==> flow/design.v <==
module bus #(
    parameter DATA_WIDTH = 32,
    parameter ADDR_WIDTH = 8,
    parameter RESP_WIDTH = 3
)
(
    input s0_axi_aclk,
    input s0_axi_aresetn,
    input [ADDR_WIDTH-1:0] s0_axi_awaddr,
    input s0_axi_awvalid,
    output reg s0_axi_awready,
    input [DATA_WIDTH-1:0] s0_axi_wdata,
    input [DATA_WIDTH/8:0] s0_axi_wstrb,
    input s0_axi_wvalid,
    output reg s0_axi_wready,
    output reg [RESP_WIDTH - 1:0] s0_axi_bresp,
    output reg s0_axi_bvalid,
    input s0_axi_bready,
    input [ADDR_WIDTH-1:0] s0_axi_araddr,
    input s0_axi_arvalid,
    output reg s0_axi_arready,
    output reg [DATA_WIDTH-1:0] s0_axi_rdata,
    output reg [RESP_WIDTH - 1:0] s0_axi_rresp,
    output reg s0_axi_rvalid,
    input s0_axi_rready,
    input m1_axi_aclk,
    input m1_axi_aresetn,
    output  reg [ADDR_WIDTH-1:0] m1_axi_awaddr,
    output  reg m1_axi_awvalid,
    input  m1_axi_awready,
    output  reg [DATA_WIDTH-1:0] m1_axi_wdata,
    output  reg [DATA_WIDTH/8:0] m1_axi_wstrb,
    output  reg m1_axi_wvalid,
    input  m1_axi_wready,
    input  [RESP_WIDTH - 1:0] m1_axi_bresp,
    input  m1_axi_bvalid,
    output reg m1_axi_bready,
    output reg [ADDR_WIDTH-1:0] m1_axi_araddr,
    output reg m1_axi_arvalid,
    input  m1_axi_arready,
    input  [DATA_WIDTH-1:0] m1_axi_rdata,
    input  [RESP_WIDTH - 1:0] m1_axi_rresp,
    input  m1_axi_rvalid,
    output reg m1_axi_rready,
    input m2_axi_aclk,
    input m2_axi_aresetn,
    output  reg [ADDR_WIDTH-1:0] m2_axi_awaddr,
    output  reg m2_axi_awvalid,
    input  m2_axi_awready,
    output  reg [DATA_WIDTH-1:0] m2_axi_wdata,
    output  reg [DATA_WIDTH/8:0] m2_axi_wstrb,
    output  reg m2_axi_wvalid,
    input  m2_axi_wready,
    input  [RESP_WIDTH - 1:0] m2_axi_bresp,
    input  m2_axi_bvalid,
    output reg m2_axi_bready,
    output reg [ADDR_WIDTH-1:0] m2_axi_araddr,
    output reg m2_axi_arvalid,
    input  m2_axi_arready,
    input  [DATA_WIDTH-1:0] m2_axi_rdata,
    input  [RESP_WIDTH - 1:0] m2_axi_rresp,
    input  m2_axi_rvalid,
    output reg m2_axi_rready
);
reg [DATA_WIDTH-1:0] cached_slave1_read_data;
reg [ADDR_WIDTH-1:0] cached_slave1_read_address;
reg [DATA_WIDTH-1:0] cached_slave1_write_data;
reg  cached_slave1_write_valid_data;
reg [ADDR_WIDTH-1:0] cached_slave1_write_address;
reg [DATA_WIDTH/8:0] cached_slave1_wstrb;
reg  cached_slave1_write_valid_address;
reg [DATA_WIDTH-1:0] cached_slave2_read_data;
reg [ADDR_WIDTH-1:0] cached_slave2_read_address;
reg [DATA_WIDTH-1:0] cached_slave2_write_data;
reg [ADDR_WIDTH-1:0] cached_slave2_write_address;
reg [DATA_WIDTH/8:0] cached_slave2_wstrb;
reg  cached_slave2_write_valid_data;
reg  cached_slave2_write_valid_address;
  typedef enum {IDLE_WRITE,VALID_WRITE_ADDR,VALID_WRITE_DATA, WRITE_TO_SLAVE1, WRITE_TO_SLAVE2, NOTIFY_MASTER_FROM_SLAVE1, NOTIFY_MASTER_FROM_SLAVE2 } writing_states;
  typedef enum {IDLE_READ, VALID_READ_ADDR, READ_FROM_SLAVE1, READ_FROM_SLAVE2, CACHE_DATA_FROM_SLAVE1,CACHE_DATA_FROM_SLAVE2, WRITE_TO_MASTER_FROM_SLAVE1, WRITE_TO_MASTER_FROM_SLAVE2 } reading_states;
  writing_states write_state;
  reading_states read_state;
always @(posedge s0_axi_aclk) begin
    if (s0_axi_aresetn == 0) begin
      s0_axi_awready <= 0;
      s0_axi_wready <= 0;
      s0_axi_bvalid <= 0;
      m1_axi_awvalid <=0;
      m1_axi_wvalid <=0;
      m2_axi_awvalid <=0;
      m2_axi_wvalid <=0;
      s0_axi_bresp <= 0;
      m1_axi_awaddr <= 0;
      m1_axi_wdata <= 0;
      m1_axi_wstrb <= 0;
      m1_axi_bready <= 0;
      m2_axi_awaddr <= 0;
      m2_axi_wdata <= 0;
      m2_axi_wstrb <= 0;
      m2_axi_bready <= 0;
      cached_slave1_write_address <= 0;
      cached_slave1_write_valid_address <= 0;
      cached_slave1_write_data <= 0;
      cached_slave1_wstrb <= 0;
      cached_slave1_write_valid_data <= 0;
      cached_slave2_write_address <= 0;
      cached_slave2_write_valid_address <= 0;
      cached_slave2_write_data <= 0;
      cached_slave2_wstrb <= 0;
      cached_slave2_write_valid_data <= 0;
      write_state <= IDLE_WRITE;
    end else begin
      case (write_state)
        IDLE_WRITE: begin
          s0_axi_wready <= 1;
          s0_axi_awready <= 1;
          s0_axi_bvalid <= 0;
          if (s0_axi_bready) begin
            s0_axi_wready <= 0;
            s0_axi_awready <= 0;
            write_state <= VALID_WRITE_ADDR;
          end
        end
        VALID_WRITE_ADDR: begin
          if(s0_axi_awaddr == 0 || s0_axi_awaddr == 4)begin
                cached_slave1_write_address <= s0_axi_awaddr;
                cached_slave1_write_valid_address <= s0_axi_awvalid;
                write_state <= VALID_WRITE_DATA;
              end 
          if(s0_axi_awaddr == 16 || s0_axi_awaddr == 20) begin
                cached_slave2_write_address <= s0_axi_awaddr;
                cached_slave2_write_valid_address <= s0_axi_awvalid;
                write_state <= VALID_WRITE_DATA;
              end 
        end
        VALID_WRITE_DATA: begin
            if(cached_slave1_write_address == 0 || cached_slave1_write_address == 4)begin
                cached_slave1_write_data <= s0_axi_wdata;
                cached_slave1_wstrb <= s0_axi_wstrb;
                cached_slave1_write_valid_data <= s0_axi_wvalid;
                write_state <= WRITE_TO_SLAVE1;
              end 
            if(cached_slave2_write_address == 16 || cached_slave2_write_address == 20) begin
                cached_slave2_write_data <= s0_axi_wdata;
                cached_slave2_wstrb <= s0_axi_wstrb;
                cached_slave2_write_valid_data <= s0_axi_wvalid;
                write_state <= WRITE_TO_SLAVE2;
              end 
        end
        WRITE_TO_SLAVE1: begin
            m1_axi_awaddr <= cached_slave1_write_address;
            m1_axi_awvalid <= 1;
            m1_axi_wdata <= cached_slave1_write_data;
            m1_axi_wstrb <= cached_slave1_wstrb;
            m1_axi_wvalid <= 1;
            m1_axi_bready <= s0_axi_bready;
            write_state <= NOTIFY_MASTER_FROM_SLAVE1;
        end
        WRITE_TO_SLAVE2: begin
            m2_axi_awaddr <= cached_slave2_write_address;
            m2_axi_awvalid <= 1;
            m2_axi_wdata <= cached_slave2_write_data;
            m2_axi_wstrb <= cached_slave2_wstrb;
            m2_axi_wvalid <= 1;
            m2_axi_bready <= s0_axi_bready;
            write_state <= NOTIFY_MASTER_FROM_SLAVE2;
          end
        NOTIFY_MASTER_FROM_SLAVE1: begin
            s0_axi_wready <= m1_axi_wready;
            s0_axi_awready <= m1_axi_awready;
            s0_axi_bvalid <= m1_axi_bvalid;
            s0_axi_bresp <= m1_axi_bresp;
            write_state <= IDLE_WRITE;
        end
        NOTIFY_MASTER_FROM_SLAVE2: begin
            s0_axi_wready <= m2_axi_wready;
            s0_axi_awready <= m2_axi_awready;
            s0_axi_bvalid <= m2_axi_bvalid;
            s0_axi_bresp <= m2_axi_bresp;
            write_state <= IDLE_WRITE;
        end
      endcase
    end
  end
always @(posedge s0_axi_aclk) begin
    if (s0_axi_aresetn == 0) begin
       s0_axi_arready <= 0;
       s0_axi_rvalid <= 0;
       s0_axi_rdata <= 0;
       s0_axi_rresp <= 0;
       m1_axi_rready <= 0;
       m2_axi_rready <= 0;
       m1_axi_araddr <= 0;
       m1_axi_arvalid <= 0;
       m2_axi_araddr <= 0;
       m2_axi_arvalid <= 0;
       cached_slave1_read_address <= 0;
       cached_slave1_read_data <= 0;
       cached_slave2_read_address <= 0;
       cached_slave2_read_data <= 0;
       read_state<=IDLE_READ;
    end else begin
      case (read_state)
        IDLE_READ: begin
          s0_axi_arready <= 1; 
          m1_axi_rready <= 0;
          m2_axi_rready <= 0;
          s0_axi_rvalid <= 0;
           if(s0_axi_rready ) begin
            read_state<=VALID_READ_ADDR;
           end
        end
        VALID_READ_ADDR: begin
            if(s0_axi_araddr == 8 || s0_axi_araddr == 12)begin
                cached_slave1_read_address <= s0_axi_araddr;
                s0_axi_arready <= 0;
                s0_axi_rvalid <= 1;
                read_state <= READ_FROM_SLAVE1;
               end 
           if(s0_axi_araddr == 24 || s0_axi_araddr == 28) begin
                 cached_slave2_read_address <= s0_axi_araddr;
                 s0_axi_rvalid <= 1;
                 s0_axi_arready <= 0;
                 read_state <= READ_FROM_SLAVE2;
              end 
        end
        READ_FROM_SLAVE1: begin
            m1_axi_araddr <= cached_slave1_read_address;
            m1_axi_arvalid <= 1;
            m1_axi_rready <= 1;
            read_state <= CACHE_DATA_FROM_SLAVE1;
        end
        READ_FROM_SLAVE2: begin
            m2_axi_araddr <= cached_slave2_read_address;
            m2_axi_arvalid <= 1;
            m2_axi_rready <= 1;
            read_state <= CACHE_DATA_FROM_SLAVE2;
        end
        CACHE_DATA_FROM_SLAVE1: begin
           cached_slave1_read_data <= m1_axi_rdata;
           read_state <= WRITE_TO_MASTER_FROM_SLAVE1;
        end
        CACHE_DATA_FROM_SLAVE2: begin
          cached_slave2_read_data <= m2_axi_rdata;
          read_state <= WRITE_TO_MASTER_FROM_SLAVE2;  
        end
        WRITE_TO_MASTER_FROM_SLAVE1: begin           
              if(m1_axi_arready) begin
                s0_axi_rdata <= cached_slave1_read_data; 
                s0_axi_rvalid <= 1;
                s0_axi_rresp <= 0;
                read_state <= IDLE_READ; 
              end
            s0_axi_rvalid <= 0;
        end
        WRITE_TO_MASTER_FROM_SLAVE2: begin 
            if(m2_axi_arready) begin
              s0_axi_rdata <= cached_slave2_read_data;
              s0_axi_rvalid <= 1;
              s0_axi_rresp <= 0;
              read_state <= IDLE_READ;
            end
            s0_axi_rvalid <= 0;
        end
      endcase
    end
  end
endmodule
module adder#(
    parameter DATA_WIDTH = 32,
    parameter ADDR_WIDTH = 8,
    parameter RESP_WIDTH = 3
)
(
    input s1_axi_aclk,
    input s1_axi_aresetn,
    input [ADDR_WIDTH-1:0] s1_axi_awaddr,
    input s1_axi_awvalid,
    output reg s1_axi_awready,
    input [DATA_WIDTH-1:0] s1_axi_wdata,
    input [DATA_WIDTH/8:0] s1_axi_wstrb,
    input s1_axi_wvalid,
    output reg s1_axi_wready,
    output reg [RESP_WIDTH - 1:0] s1_axi_bresp,
    output reg s1_axi_bvalid,
    input s1_axi_bready,
    input [ADDR_WIDTH-1:0] s1_axi_araddr,
    input s1_axi_arvalid,
    output  s1_axi_arready,
    output reg [DATA_WIDTH-1:0] s1_axi_rdata,
    output reg [RESP_WIDTH - 1:0] s1_axi_rresp,
    output reg s1_axi_rvalid,
    input  s1_axi_rready
);
reg [DATA_WIDTH-1:0] operandA, operandB;
wire [(2*DATA_WIDTH-1):0] result_tmp;
wire [DATA_WIDTH-1:0] overflow_adder;
reg [1:0] operandCounters;
reg [(2*DATA_WIDTH-1):0] result_hold;
reg s1_axi_arready_tmp;
assign s1_axi_arready = s1_axi_arready_tmp;
always@(posedge s1_axi_aclk)
begin
    if(~s1_axi_aresetn) 
    begin
	    s1_axi_awready <= 0;
       s1_axi_wready <= 0;
       operandCounters <= 0;
       operandA <= 0;
       operandB <= 0;
       s1_axi_bresp <= 0;
       s1_axi_bvalid <= 0;
    end
	else if(s1_axi_awvalid == 1 && s1_axi_wvalid == 1 )
	  begin
	     case(s1_axi_awaddr)
		   0:
		     begin
            s1_axi_awready <= 0;
            s1_axi_wready <= 0;
                  operandA <= s1_axi_wdata;
                  if(operandCounters == 2'b10) begin
                     operandCounters <= 1;
                  end
                  else begin
                     operandCounters <= operandCounters + 1;
                  end
                  if (s1_axi_bready == 1) begin
                    s1_axi_awready <= 1;
                    s1_axi_wready <= 1;
                    s1_axi_bresp <= 0;
                    s1_axi_bvalid <= 1;  
                  end
			 end  
		   4: 
		     begin
            s1_axi_awready <= 0;
            s1_axi_wready <= 0;
              operandB <= s1_axi_wdata;  
              if(operandCounters == 2) begin
                    operandCounters <= 1;
              end
                  else begin
                    operandCounters <= operandCounters + 1;
                  end 
              if (s1_axi_bready == 1) begin
                s1_axi_awready <= 1;
                s1_axi_wready <= 1;
                s1_axi_bresp <= 0;
                s1_axi_bvalid <= 1;
              end
			 end 
		   default:
		      begin
			     s1_axi_awready <= 1;
              s1_axi_wready <= 1;
			  end
        endcase
	  end
	else
	  begin
	   s1_axi_bresp <= 0;
      s1_axi_bvalid <= 0;
	  end
end
always@(posedge s1_axi_aclk)
begin
   if(~s1_axi_aresetn)
      result_hold <= 0;
   else if(operandCounters == 2)
      result_hold <= result_tmp;
end
assign result_tmp = (operandCounters == 2) ? operandA + operandB : result_hold;
assign overflow_adder = (result_tmp > (2**DATA_WIDTH)-1)?1:0;    
always@(posedge s1_axi_aclk)
begin
   if(~s1_axi_aresetn) begin
	   s1_axi_rvalid <= 0;
       s1_axi_rresp <= 0;
       s1_axi_rdata <= 0;
   end 
	else if(s1_axi_rready == 1 && s1_axi_arvalid == 1)
      begin
         case(s1_axi_araddr)
            8: begin
                  s1_axi_rvalid <= 1;
                  s1_axi_rresp <= 0;
                  s1_axi_rdata <= result_tmp[31:0];
               end
            12: begin
                  s1_axi_rvalid <= 1;
                  s1_axi_rresp <= 0;
                  s1_axi_rdata <= overflow_adder;
               end
            default: begin
                  s1_axi_rresp <= 0;
               end
         endcase
      end
   else
	  begin
        s1_axi_rresp <= 0;
	  end
end
always@(posedge s1_axi_aclk)
begin
 if(s1_axi_aresetn == 1'b0) 
  begin
   s1_axi_arready_tmp <= 0;
  end 
 else
   if(s1_axi_arvalid && ~s1_axi_arready_tmp )
      s1_axi_arready_tmp <= 1'b1;    
   else
      s1_axi_arready_tmp <= 1'b0; 
 end
endmodule
module multiplier#(
    parameter DATA_WIDTH = 32,
    parameter ADDR_WIDTH = 8,
    parameter RESP_WIDTH = 3
)
(
    input s2_axi_aclk,
    input s2_axi_aresetn,
    input [ADDR_WIDTH-1:0] s2_axi_awaddr,
    input s2_axi_awvalid,
    output reg s2_axi_awready,
    input [DATA_WIDTH-1:0] s2_axi_wdata,
    input [DATA_WIDTH/8:0] s2_axi_wstrb,
    input s2_axi_wvalid,
    output reg s2_axi_wready,
    output reg [RESP_WIDTH - 1:0] s2_axi_bresp,
    output reg s2_axi_bvalid,
    input s2_axi_bready,
    input [ADDR_WIDTH-1:0] s2_axi_araddr,
    input s2_axi_arvalid,
    output  s2_axi_arready,
    output reg [DATA_WIDTH-1:0] s2_axi_rdata,
    output reg [RESP_WIDTH - 1:0] s2_axi_rresp,
    output reg s2_axi_rvalid,
    input  s2_axi_rready
);
reg [DATA_WIDTH-1:0] operandA, operandB;
wire [(2*DATA_WIDTH-1):0] result_tmp;
wire [DATA_WIDTH-1:0] overflow_adder;
reg [1:0] operandCounters;
reg [(2*DATA_WIDTH-1):0] result_hold;
reg s2_axi_arready_tmp;
assign s2_axi_arready = s2_axi_arready_tmp;
always@(posedge s2_axi_aclk)
begin
    if(~s2_axi_aresetn) 
    begin
	    s2_axi_awready <= 0;
       s2_axi_wready <= 0;
       operandCounters <= 0;
       operandA <= 0;
       operandB <= 0;
       s2_axi_bresp <= 0;
       s2_axi_bvalid <= 0;
    end
	else if(s2_axi_awvalid == 1 && s2_axi_wvalid == 1 )
	  begin
	     case(s2_axi_awaddr)
		   16:
		     begin
            s2_axi_awready <= 0;
            s2_axi_wready <= 0;
                  operandA <= s2_axi_wdata;
                  if(operandCounters == 2'b10) begin
                     operandCounters <= 1;
                  end
                  else begin
                     operandCounters <= operandCounters + 1;
                  end
                  if (s2_axi_bready == 1) begin
                    s2_axi_awready <= 1;
                    s2_axi_wready <= 1;
                    s2_axi_bresp <= 0;
                    s2_axi_bvalid <= 1;  
                  end
			 end  
		   20: 
		     begin
            s2_axi_awready <= 0;
            s2_axi_wready <= 0;
              operandB <= s2_axi_wdata;  
              if(operandCounters == 2) begin
                    operandCounters <= 1;
              end
                  else begin
                    operandCounters <= operandCounters + 1;
                  end 
              if (s2_axi_bready == 1) begin
                s2_axi_awready <= 1;
                s2_axi_wready <= 1;
                s2_axi_bresp <= 0;
                s2_axi_bvalid <= 1;
              end
			 end 
		   default:
		      begin
			     s2_axi_awready <= 1;
              s2_axi_wready <= 1;
			  end
        endcase
	  end
	else
	  begin
	   s2_axi_bresp <= 0;
      s2_axi_bvalid <= 0;
	  end
end
always@(posedge s2_axi_aclk)
begin
   if(~s2_axi_aresetn)
      result_hold <= 0;
   else if(operandCounters == 2)
      result_hold <= result_tmp;
end
assign result_tmp = (operandCounters == 2) ? operandA * operandB : result_hold;
assign overflow_adder = (result_tmp > (2**DATA_WIDTH)-1)?1:0;    
always@(posedge s2_axi_aclk)
begin
   if(~s2_axi_aresetn) begin
	   s2_axi_rvalid <= 0;
       s2_axi_rresp <= 0;
       s2_axi_rdata <= 0;
   end 
	else if(s2_axi_rready == 1 && s2_axi_arvalid == 1)
      begin
         case(s2_axi_araddr)
            24: begin
                  s2_axi_rvalid <= 1;
                  s2_axi_rresp <= 0;
                  s2_axi_rdata <= result_tmp[31:0];
               end
            28: begin
                  s2_axi_rvalid <= 1;
                  s2_axi_rresp <= 0;
                  s2_axi_rdata <= overflow_adder;
               end
            default: begin
                  s2_axi_rresp <= 0;
               end
         endcase
      end
   else
	  begin
        s2_axi_rresp <= 0;
	  end
end
always@(posedge s2_axi_aclk)
begin
 if(s2_axi_aresetn == 1'b0) 
  begin
   s2_axi_arready_tmp <= 0;
  end 
 else
   if(s2_axi_arvalid && ~s2_axi_arready_tmp )
      s2_axi_arready_tmp <= 1'b1;    
   else
      s2_axi_arready_tmp <= 1'b0; 
 end
endmodule
module wrapper #(
    parameter DATA_WIDTH = 32,
    parameter ADDR_WIDTH = 8,
    parameter RESP_WIDTH = 3
)
(
    input s3_axi_aclk,
    input s3_axi_aresetn,
    input [ADDR_WIDTH-1:0] s3_axi_awaddr,
    input s3_axi_awvalid,
    output wire s3_axi_awready,
    input [DATA_WIDTH-1:0] s3_axi_wdata,
    input [DATA_WIDTH/8:0] s3_axi_wstrb,
    input s3_axi_wvalid,
    output wire s3_axi_wready,
    output wire [RESP_WIDTH - 1:0] s3_axi_bresp,
    output wire s3_axi_bvalid,
    input s3_axi_bready,
    input [ADDR_WIDTH-1:0] s3_axi_araddr,
    input s3_axi_arvalid,
    output wire s3_axi_arready,
    output wire [DATA_WIDTH-1:0] s3_axi_rdata,
    output wire [RESP_WIDTH - 1:0] s3_axi_rresp,
    output wire s3_axi_rvalid,
    input s3_axi_rready
);
wire [ADDR_WIDTH-1:0] connect_slave1_awaddr;
wire connect_slave1_awvalid;
wire connect_slave1_awready;
wire [DATA_WIDTH-1:0] connect_slave1_wdata;
wire [DATA_WIDTH/8:0] connect_slave1_wstrb;
wire connect_slave1_wvalid;
wire connect_slave1_wready;
wire [RESP_WIDTH - 1:0] connect_slave1_bresp;
wire connect_slave1_bvalid;
wire connect_slave1_bready;
wire [ADDR_WIDTH-1:0] connect_slave1_araddr;
wire connect_slave1_arvalid;
wire connect_slave1_arready;
wire [DATA_WIDTH-1:0] connect_slave1_rdata;
wire [RESP_WIDTH - 1:0] connect_slave1_rresp;
wire connect_slave1_rvalid;
wire connect_slave1_rready;
wire [ADDR_WIDTH-1:0] connect_slave2_awaddr;
wire connect_slave2_awvalid;
wire connect_slave2_awready;
wire [DATA_WIDTH-1:0] connect_slave2_wdata;
wire [DATA_WIDTH/8:0] connect_slave2_wstrb;
wire connect_slave2_wvalid;
wire connect_slave2_wready;
wire [RESP_WIDTH - 1:0] connect_slave2_bresp;
wire connect_slave2_bvalid;
wire connect_slave2_bready;
wire [ADDR_WIDTH-1:0] connect_slave2_araddr;
wire connect_slave2_arvalid;
wire connect_slave2_arready;
wire [DATA_WIDTH-1:0] connect_slave2_rdata;
wire [RESP_WIDTH - 1:0] connect_slave2_rresp;
wire connect_slave2_rvalid;
wire connect_slave2_rready;
bus#(
    .DATA_WIDTH(DATA_WIDTH),
    .ADDR_WIDTH(ADDR_WIDTH),
    .RESP_WIDTH(RESP_WIDTH)
) bus_instiate (
    .s0_axi_aclk(s3_axi_aclk),
    .s0_axi_aresetn(s3_axi_aresetn),
    .s0_axi_awaddr(s3_axi_awaddr),
    .s0_axi_awvalid(s3_axi_awvalid),
    .s0_axi_awready(s3_axi_awready),
    .s0_axi_wdata(s3_axi_wdata),
    .s0_axi_wstrb(s3_axi_wstrb),
    .s0_axi_wvalid(s3_axi_wvalid),
    .s0_axi_wready(s3_axi_wready),
    .s0_axi_bresp(s3_axi_bresp),
    .s0_axi_bvalid(s3_axi_bvalid),
    .s0_axi_bready(s3_axi_bready),
    .s0_axi_araddr(s3_axi_araddr),
    .s0_axi_arvalid(s3_axi_arvalid),
    .s0_axi_arready(s3_axi_arready),
    .s0_axi_rdata(s3_axi_rdata),
    .s0_axi_rresp(s3_axi_rresp),
    .s0_axi_rvalid(s3_axi_rvalid),
    .s0_axi_rready(s3_axi_rready),
    .m1_axi_aclk(s3_axi_aclk),
    .m1_axi_aresetn(s3_axi_aresetn),
    .m1_axi_awaddr(connect_slave1_awaddr),
    .m1_axi_awvalid(connect_slave1_awvalid),
    .m1_axi_awready(connect_slave1_awready),
    .m1_axi_wdata(connect_slave1_wdata),
    .m1_axi_wstrb(connect_slave1_wstrb),
    .m1_axi_wvalid(connect_slave1_wvalid),
    .m1_axi_wready(connect_slave1_wready),
    .m1_axi_bresp(connect_slave1_bresp),
    .m1_axi_bvalid(connect_slave1_bvalid),
    .m1_axi_bready(connect_slave1_bready),
    .m1_axi_araddr(connect_slave1_araddr),
    .m1_axi_arvalid(connect_slave1_arvalid),
    .m1_axi_arready(connect_slave1_arready),
    .m1_axi_rdata(connect_slave1_rdata),
    .m1_axi_rresp(connect_slave1_rresp),
    .m1_axi_rvalid(connect_slave1_rvalid),
    .m1_axi_rready(connect_slave1_rready),
    .m2_axi_aclk(s3_axi_aclk),
    .m2_axi_aresetn(s3_axi_aresetn),
    .m2_axi_awaddr(connect_slave2_awaddr),
    .m2_axi_awvalid(connect_slave2_awvalid),
    .m2_axi_awready(connect_slave2_awready),
    .m2_axi_wdata(connect_slave2_wdata),
    .m2_axi_wstrb(connect_slave2_wstrb),
    .m2_axi_wvalid(connect_slave2_wvalid),
    .m2_axi_wready(connect_slave2_wready),
    .m2_axi_bresp(connect_slave2_bresp),
    .m2_axi_bvalid(connect_slave2_bvalid),
    .m2_axi_bready(connect_slave2_bready),
    .m2_axi_araddr(connect_slave2_araddr),
    .m2_axi_arvalid(connect_slave2_arvalid),
    .m2_axi_arready(connect_slave2_arready),
    .m2_axi_rdata(connect_slave2_rdata),
    .m2_axi_rresp(connect_slave2_rresp),
    .m2_axi_rvalid(connect_slave2_rvalid),
    .m2_axi_rready(connect_slave2_rready)
  );
  adder #(
    .DATA_WIDTH(DATA_WIDTH),
    .ADDR_WIDTH(ADDR_WIDTH),
    .RESP_WIDTH(RESP_WIDTH)
  ) adder_instiate (
    .s1_axi_aclk(s3_axi_aclk),
    .s1_axi_aresetn(s3_axi_aresetn),
    .s1_axi_awaddr(connect_slave1_awaddr),
    .s1_axi_awvalid(connect_slave1_awvalid),
    .s1_axi_awready(connect_slave1_awready),
    .s1_axi_wdata(connect_slave1_wdata),
    .s1_axi_wstrb(connect_slave1_wstrb),
    .s1_axi_wvalid(connect_slave1_wvalid),
    .s1_axi_wready(connect_slave1_wready),
    .s1_axi_bresp(connect_slave1_bresp),
    .s1_axi_bvalid(connect_slave1_bvalid),
    .s1_axi_bready(connect_slave1_bready),
    .s1_axi_araddr(connect_slave1_araddr),
    .s1_axi_arvalid(connect_slave1_arvalid),
    .s1_axi_arready(connect_slave1_arready),
    .s1_axi_rdata(connect_slave1_rdata),
    .s1_axi_rresp(connect_slave1_rresp),
    .s1_axi_rvalid(connect_slave1_rvalid),
    .s1_axi_rready(connect_slave1_rready)
  );
   multiplier #(
    .DATA_WIDTH(DATA_WIDTH),
    .ADDR_WIDTH(ADDR_WIDTH),
    .RESP_WIDTH(RESP_WIDTH)
   ) multiplier_instiate (
    .s2_axi_aclk(s3_axi_aclk),
    .s2_axi_aresetn(s3_axi_aresetn),
    .s2_axi_awaddr(connect_slave2_awaddr),
    .s2_axi_awvalid(connect_slave2_awvalid),
    .s2_axi_awready(connect_slave2_awready),
    .s2_axi_wdata(connect_slave2_wdata),
    .s2_axi_wstrb(connect_slave2_wstrb),
    .s2_axi_wvalid(connect_slave2_wvalid),
    .s2_axi_wready(connect_slave2_wready),
    .s2_axi_bresp(connect_slave2_bresp),
    .s2_axi_bvalid(connect_slave2_bvalid),
    .s2_axi_bready(connect_slave2_bready),
    .s2_axi_araddr(connect_slave2_araddr),
    .s2_axi_arvalid(connect_slave2_arvalid),
    .s2_axi_arready(connect_slave2_arready),
    .s2_axi_rdata(connect_slave2_rdata),
    .s2_axi_rresp(connect_slave2_rresp),
    .s2_axi_rvalid(connect_slave2_rvalid),
    .s2_axi_rready(connect_slave2_rready)
  );
endmodule
# Step by step through the tools: wrapper
# Module wrapper before and after one edit of its RTL, step after step.
# "before" refers to lines of the RTL above, "after" to lines of the edited file.
# "diff" is "after" less "before", of the values as shown; "change_rel_pct" is that difference over "before", in percent.
# Library cell names are shortened.
# Not given: --
dict set report inputs {
  top {wrapper}
  clock {s3_axi_aclk}
  lib {sky130hd}
  lib_corner {tt_025C_1v80}
}

# The edit
# Unified diff, file above to edited file.
# The edited RTL no longer does the same as the RTL above: the edit was made by script, with no optimisation intended.
# begin of diff
@@ -315,22 +315,4 @@
 	  begin
 	     case(s1_axi_awaddr)
-		   0:
-		     begin
-            s1_axi_awready <= 0;
-            s1_axi_wready <= 0;
-                  operandA <= s1_axi_wdata;
-                  if(operandCounters == 2'b10) begin
-                     operandCounters <= 1;
-                  end
-                  else begin
-                     operandCounters <= operandCounters + 1;
-                  end
-                  if (s1_axi_bready == 1) begin
-                    s1_axi_awready <= 1;
-                    s1_axi_wready <= 1;
-                    s1_axi_bresp <= 0;
-                    s1_axi_bvalid <= 1;  
-                  end
-			 end  
 		   4: 
 		     begin
# end of diff

# Elaborated design
# Counts by Yosys on the flattened word-level netlist (proc, flatten, opt, wreduce; memories kept). Register bits leave out memories and registers merged into their read ports (data or address). Print and check cells are left out.
# item before after diff change_rel_pct
set bits {}
lappend bits {reg_bits 706 671 -35 -4.96}
lappend bits {rom_bits 0 0 0 --}
lappend bits {mem_count 0 0 0 --}
lappend bits {ramBits 0 0 0 --}
lappend bits {elab_cells 207 193 -14 -6.76}
lappend bits {input_bits 60 60 0 0.00}
lappend bits {clocked_rd_ports_x_width 0 0 0 --}
lappend bits {latch_bits 0 0 0 --}
lappend bits {output_inout_bits 43 43 0 0.00}
# item before after diff change_rel_pct
set classes {}
lappend classes {n_mul 1 1 0 0.00}
lappend classes {bitwise 2 2 0 0.00}
lappend classes {eq_ne 41 40 -1 -2.44}
lappend classes {n_mux 54 49 -5 -9.26}
lappend classes {reduce_and_logical 55 50 -5 -9.09}
lappend classes {shift 0 0 0 --}
lappend classes {n_addsub 3 2 -1 -33.33}
lappend classes {n_div 0 0 0 --}
lappend classes {n_cmp 2 2 0 0.00}
# cell before after diff change_rel_pct
set ops {}
lappend ops {{2-bit AND reduction} 20 18 -2 -10.00}
lappend ops {{1-bit 2-to-1 mux} 17 15 -2 -11.76}
lappend ops {{3-bit 2-to-1 mux} 6 4 -2 -33.33}
lappend ops {{2-bit nonzero test} 10 9 -1 -10.00}
lappend ops {{2-bit 2-to-1 mux} 4 3 -1 -25.00}
lappend ops {{2-bit by 1-bit != test with 1-bit output (second input constant)} 4 3 -1 -25.00}
lappend ops {{8-bit zero test} 3 2 -1 -33.33}
lappend ops {{2-bit OR reduction} 3 2 -1 -33.33}
lappend ops {{32-bit by 32-bit adder with 33-bit output} 1 0 -1 -100.00}
# Operator kinds equal on both sides are left out: 31.

# Longest topological paths
# Depth = most cells in a row (Yosys ltp): at word level without a register or memory, in the mapped netlist without a sequential cell, where the memories' decode and read muxes count.
# item before after diff change_rel_pct
set logic_depth {}
lappend logic_depth {depth_word 5 5 0 0.00}
lappend logic_depth {ABC_AREA 0 0 -- --}
lappend logic_depth {ltp_mapped 29 30 1 3.45}
lappend logic_depth {mapped_depth_nobuf 27 27 0 0.00}

# Netlist
# The flow's flattened synthesis, as Yosys stat reports it; memories are mapped. The netlist is that of the ABC_AREA named above (0 if unset); the other value can give another one.
# type before after diff change_rel_pct
set types {}
lappend types {nand2_1 1093 1023 -70 -6.40}
lappend types {a21oi_1 354 291 -63 -17.80}
lappend types {o21ai_0 105 52 -53 -50.48}
lappend types {nor2_1 397 361 -36 -9.07}
lappend types {dfxtp_1 645 613 -32 -4.96}
lappend types {ha_1 295 263 -32 -10.85}
lappend types {o22a_1 2 31 29 1450.00}
lappend types {a21o_1 47 25 -22 -46.81}
lappend types {clkbuf_1 368 347 -21 -5.71}
lappend types {nor3_1 38 59 21 55.26}
lappend types {mux2i_1 212 232 20 9.43}
lappend types {xor2_1 38 23 -15 -39.47}
lappend types {inv_1 911 898 -13 -1.43}
lappend types {buf_1 5 18 13 260.00}
lappend types {and3_1 61 50 -11 -18.03}
lappend types {o211ai_1 15 5 -10 -66.67}
lappend types {o21ai_1 4 14 10 250.00}
lappend types {a22o_1 14 23 9 64.29}
# Cell types equal on both sides are left out: 14.
# Not every row of either side is listed.
# item before after diff change_rel_pct
set mapped {}
lappend mapped {cell_count 6479 6158 -321 -4.95}
lappend mapped {ff_cells 645 613 -32 -4.96}
lappend mapped {sequential_area_mm2 0.0129124 0.0122718 -0.0006406 -4.96}
lappend mapped {synth_area_mm2 0.0576791 0.0554832 -0.0021959 -3.81}
# The figures by module come from a second, unflattened synthesis with its own total; it is not the netlist above.
# item before after diff change_rel_pct
set hier_totals {}
lappend hier_totals {hier_cells 6687 6159 -528 -7.90}
lappend hier_totals {area_unflattened_mm2 0.05995 0.0562777 -0.0036723 -6.13}
# Rows give one instance, submodules left out.
# mod cells seq_area_mm2 area_mm2 instances
set modules_before {}
lappend modules_before {multiplier 4569 0.0033232 0.0399646 1}
lappend modules_before {bus 1193 0.0067865 0.0123243 1}
lappend modules_before {adder 925 0.0033232 0.0076611 1}
lappend modules_before {wrapper 0 0 0 1}
# mod cells seq_area_mm2 area_mm2 instances
set modules_after {}
lappend modules_after {multiplier 4492 0.0033232 0.0394591 1}
lappend modules_after {bus 1193 0.0067865 0.0123243 1}
lappend modules_after {adder 474 0.0026826 0.0044943 1}
lappend modules_after {wrapper 0 0 0 1}

# Path before layout
# Path of least setup slack by OpenSTA after synthesis, without wires, with an ideal clock, recovery checks aside; 20% of the period is set as input and as output delay. Where synthesis merged equal registers, the netlist keeps one of their names.
# item before after diff change_rel_pct
set synth_timing {}
lappend synth_timing {path_kind {register to register} {register to register} -- --}
lappend synth_timing {start {reg multiplier_instiate.operandB[8]} {reg multiplier_instiate.operandB[8]} -- --}
lappend synth_timing {end {reg multiplier_instiate.s2_axi_rdata[0]} {reg multiplier_instiate.s2_axi_rdata[0]} -- --}
lappend synth_timing {path_delay_ns 7.665 7.466 -0.199 -2.60}
lappend synth_timing {path_slack_ns 2.335 2.534 0.199 --}
lappend synth_timing {driving_pins 28 28 0 0.00}
lappend synth_timing {t_arrival_ns 7.534 7.345 -0.189 -2.51}
lappend synth_timing {period_ns 10.0 10.0 0.0 0.00}
lappend synth_timing {launch_ns 0.000 0.000 0.000 --}
lappend synth_timing {setup_time_ns 0.131 0.121 -0.010 --}
lappend synth_timing {synth_period_reached_ns 7.665 7.466 -0.199 -2.60}
# "path_delay_ns" = arrival - input delay + setup time.
# "driving_pins": output pins that drive a net of the path, with the launching flip-flop's if there is one; two outputs of one cell count as two.
# "synth_period_reached_ns" = period - worst setup slack (recovery checks aside). The figure is calculated, with input and output delays left at 20% of the set period.
# The rows between start and end are the longest chain of elaborated cells between them; the timing report does not say that the signal goes this way. Where chains are equally long, one stands for them.
# Each line given opens the expression or statement behind the cell; cells for indexed reads and writes are added by Yosys, which also makes memories of some case tables.
# At most two assigning lines are given for a register; there are more.
dict set report synth_between_before {
  path_cell_list {dfxtp_1 > clkbuf_1 > nand2_1 > fa_1 > inv_1 > fa_1 > fa_1 > inv_1 > fa_1 > inv_1 > fa_1 > fa_1 > fa_1 > inv_1 > fa_1 > inv_1 > ha_1 > nand2_1 > or3_4 > nor3_1 > o21ai_0 > a211oi_1 > mux2i_1 > o311ai_0 > a2111oi_2 > and4b_1 > nor4b_2 > a31oi_1}
  elab_chain_len 5
}
# item line_no
set synth_lines_before {}
lappend synth_lines_before {{from (decl)} 444} ;# reg [DATA_WIDTH-1:0] operandA, operandB;
lappend synth_lines_before {{from (assign)} 459} ;# operandB <= 0;
lappend synth_lines_before {{from (assign)} 488} ;# operandB <= s2_axi_wdata;
lappend synth_lines_before {{32-bit by 32-bit multiplier with 64-bit output} 522} ;# assign result_tmp = (operandCounters == 2) ? operandA * operandB : result_hold;
lappend synth_lines_before {{64-bit 2-to-1 mux} 522}
lappend synth_lines_before {{64-bit by 32-bit > comparator with 1-bit output} 523} ;# assign overflow_adder = (result_tmp > (2**DATA_WIDTH)-1)?1:0;
lappend synth_lines_before {{1-bit 2-to-1 mux} 523}
lappend synth_lines_before {{32-bit case mux with 2-bit select} 533} ;# case(s2_axi_araddr)
lappend synth_lines_before {{to (assign)} 537} ;# s2_axi_rdata <= result_tmp[31:0];
lappend synth_lines_before {{to (assign)} 542} ;# s2_axi_rdata <= overflow_adder;
lappend synth_lines_before {{to (decl)} 439} ;# output reg [DATA_WIDTH-1:0] s2_axi_rdata,
dict set report synth_between_after {
  path_cell_list {dfxtp_1 > clkbuf_1 > nand2_1 > fa_1 > inv_1 > fa_1 > fa_1 > inv_1 > fa_1 > inv_1 > fa_1 > fa_1 > fa_1 > inv_1 > fa_1 > inv_1 > ha_1 > buf_4 > nand4_4 > or3_4 > or4_1 > a21oi_2 > or4_4 > a21oi_1 > nor4bb_1 > nand4_1 > nor4_1 > o21ai_1}
  elab_chain_len 5
}
# item line_no
set synth_lines_after {}
lappend synth_lines_after {{from (decl)} 426} ;# reg [DATA_WIDTH-1:0] operandA, operandB;
lappend synth_lines_after {{from (assign)} 441} ;# operandB <= 0;
lappend synth_lines_after {{from (assign)} 470} ;# operandB <= s2_axi_wdata;
lappend synth_lines_after {{32-bit by 32-bit multiplier with 64-bit output} 504} ;# assign result_tmp = (operandCounters == 2) ? operandA * operandB : result_hold;
lappend synth_lines_after {{64-bit 2-to-1 mux} 504}
lappend synth_lines_after {{64-bit by 32-bit > comparator with 1-bit output} 505} ;# assign overflow_adder = (result_tmp > (2**DATA_WIDTH)-1)?1:0;
lappend synth_lines_after {{1-bit 2-to-1 mux} 505}
lappend synth_lines_after {{32-bit case mux with 2-bit select} 515} ;# case(s2_axi_araddr)
lappend synth_lines_after {{to (assign)} 519} ;# s2_axi_rdata <= result_tmp[31:0];
lappend synth_lines_after {{to (assign)} 524} ;# s2_axi_rdata <= overflow_adder;
lappend synth_lines_after {{to (decl)} 421} ;# output reg [DATA_WIDTH-1:0] s2_axi_rdata,

# Path in the finished layout
# From the final timing report of the runs of pair A: the path of least setup slack in the routed layout; clock arrival at registers is part of the times.
# item before after diff change_rel_pct
set layout_timing {}
lappend layout_timing {path_kind {register to register} {register to register} -- --}
lappend layout_timing {start {reg multiplier_instiate.operandA[7]} {reg multiplier_instiate.operandA[19]} -- --}
lappend layout_timing {end {reg multiplier_instiate.s2_axi_rdata[0]} {reg multiplier_instiate.s2_axi_rdata[0]} -- --}
lappend layout_timing {path_slack_ns 0.79 0.98 0.19 --}
lappend layout_timing {launch_ns 0.60 0.62 0.02 3.33}
lappend layout_timing {driving_pins 26 25 -1 -3.85}
lappend layout_timing {setup_time_ns 0.13 0.12 -0.01 --}
lappend layout_timing {period_ns 10.0 10.0 0.0 0.00}
lappend layout_timing {t_arrival_ns 9.67 9.52 -0.15 -1.55}
# The rows between start and end are the longest chain of elaborated cells between them; the timing report does not say that the signal goes this way. Where chains are equally long, one stands for them.
# At most two assigning lines are given for a register; there are more.
dict set report layout_between_before {
  path_cell_list {dfxtp_1 > buf_4 > nand2_1 > fa_1 > inv_1 > fa_1 > fa_1 > fa_1 > fa_1 > fa_1 > fa_1 > inv_1 > fa_1 > inv_1 > ha_1 > nand4_1 > nor4_1 > a22oi_1 > a21boi_0 > nor2_1 > a41oi_1 > nand3b_1 > o41ai_1 > nand4_1 > nor4b_2 > a31oi_1}
  elab_chain_len 5
}
# item line_no
set layout_lines_before {}
lappend layout_lines_before {{from (decl)} 444} ;# reg [DATA_WIDTH-1:0] operandA, operandB;
lappend layout_lines_before {{from (assign)} 458} ;# operandA <= 0;
lappend layout_lines_before {{from (assign)} 470} ;# operandA <= s2_axi_wdata;
lappend layout_lines_before {{32-bit by 32-bit multiplier with 64-bit output} 522} ;# assign result_tmp = (operandCounters == 2) ? operandA * operandB : result_hold;
lappend layout_lines_before {{64-bit 2-to-1 mux} 522}
lappend layout_lines_before {{64-bit by 32-bit > comparator with 1-bit output} 523} ;# assign overflow_adder = (result_tmp > (2**DATA_WIDTH)-1)?1:0;
lappend layout_lines_before {{1-bit 2-to-1 mux} 523}
lappend layout_lines_before {{32-bit case mux with 2-bit select} 533} ;# case(s2_axi_araddr)
lappend layout_lines_before {{to (assign)} 537} ;# s2_axi_rdata <= result_tmp[31:0];
lappend layout_lines_before {{to (assign)} 542} ;# s2_axi_rdata <= overflow_adder;
lappend layout_lines_before {{to (decl)} 439} ;# output reg [DATA_WIDTH-1:0] s2_axi_rdata,
dict set report layout_between_after {
  path_cell_list {dfxtp_1 > buf_4 > and2_1 > fa_1 > fa_1 > fa_1 > inv_1 > fa_1 > inv_1 > fa_1 > fa_1 > fa_1 > fa_1 > ha_1 > a21oi_2 > o21ai_1 > a211o_1 > a211oi_2 > nor2_1 > a211oi_1 > nand4_1 > a2111oi_0 > nand4_1 > nor4_1 > o21ai_1}
  elab_chain_len 5
}
# item line_no
set layout_lines_after {}
lappend layout_lines_after {{from (decl)} 426} ;# reg [DATA_WIDTH-1:0] operandA, operandB;
lappend layout_lines_after {{from (assign)} 440} ;# operandA <= 0;
lappend layout_lines_after {{from (assign)} 452} ;# operandA <= s2_axi_wdata;
lappend layout_lines_after {{32-bit by 32-bit multiplier with 64-bit output} 504} ;# assign result_tmp = (operandCounters == 2) ? operandA * operandB : result_hold;
lappend layout_lines_after {{64-bit 2-to-1 mux} 504}
lappend layout_lines_after {{64-bit by 32-bit > comparator with 1-bit output} 505} ;# assign overflow_adder = (result_tmp > (2**DATA_WIDTH)-1)?1:0;
lappend layout_lines_after {{1-bit 2-to-1 mux} 505}
lappend layout_lines_after {{32-bit case mux with 2-bit select} 515} ;# case(s2_axi_araddr)
lappend layout_lines_after {{to (assign)} 519} ;# s2_axi_rdata <= result_tmp[31:0];
lappend layout_lines_after {{to (assign)} 524} ;# s2_axi_rdata <= overflow_adder;
lappend layout_lines_after {{to (decl)} 421} ;# output reg [DATA_WIDTH-1:0] s2_axi_rdata,

# Measured runs
# Both versions went through the flow (Yosys, OpenROAD) with the same settings in each pair. Constraints: input delay and output delay 20% of the set period each, output load 0.01 pF.
dict set report flow_settings_pair_A {
  CORE_UTILIZATION 40
  period_ns 10.0
  CAP_MARGIN 20
  CORE_MARGIN 2
  SLEW_MARGIN 20
}
# item before after diff change_rel_pct
set results_pair_A {}
lappend results_pair_A {timing.achieved_period_ns 9.209 9.018 -0.191 -2.07}
lappend results_pair_A {hold_ws_ns 0.436 0.450 0.014 --}
lappend results_pair_A {fin_power_mw 5.140 5.004 -0.136 -2.65}
lappend results_pair_A {post_route_util_frac 0.437 0.438 0.001 --}
lappend results_pair_A {finish.stdcell_area_mm2 0.0626388 0.060214 -0.0024248 -3.87}
lappend results_pair_A {synth_area_mm2 0.0576791 0.0554832 -0.0021959 -3.81}
lappend results_pair_A {setupTns_ns 0.000 0.000 0.000 --}
lappend results_pair_A {setup_ws_ns 0.791 0.982 0.191 --}
lappend results_pair_A {total_die_area_mm2 0.147253 0.141703 -0.005550 -3.77}
dict set report flow_settings_pair_B {
  ABC_AREA 0
  CORE_UTILIZATION 54
  CTS_CLUSTER_DIAMETER 223
  CTS_CLUSTER_SIZE 41
  MIN_ROUTING_LAYER {met1}
  SETUP_SLACK_MARGIN 0.64
  period_ns 9.69
  CAP_MARGIN 20
  CORE_MARGIN 2
  SLEW_MARGIN 20
}
# item before after diff change_rel_pct
set results_pair_B {}
lappend results_pair_B {timing.achieved_period_ns 8.680 8.721 0.041 0.47}
lappend results_pair_B {hold_ws_ns 0.450 0.448 -0.002 --}
lappend results_pair_B {fin_power_mw 3.903 3.720 -0.183 -4.69}
lappend results_pair_B {post_route_util_frac 0.571 0.57 -0.001 --}
lappend results_pair_B {finish.stdcell_area_mm2 0.0602828 0.058092 -0.0021908 -3.63}
lappend results_pair_B {synth_area_mm2 0.0576791 0.0554832 -0.0021959 -3.81}
lappend results_pair_B {setupTns_ns 0.000 0.000 0.000 --}
lappend results_pair_B {setup_ws_ns 1.010 0.969 -0.041 --}
lappend results_pair_B {total_die_area_mm2 0.109442 0.105326 -0.004116 -3.76}
# "timing.achieved_period_ns" means the clock period less the worst setup slack. The figure is calculated, with input and output delays left at 20% of the set period.
# "fin_power_mw" rests on the timing tool's default activity at the inputs, not on a simulated workload.
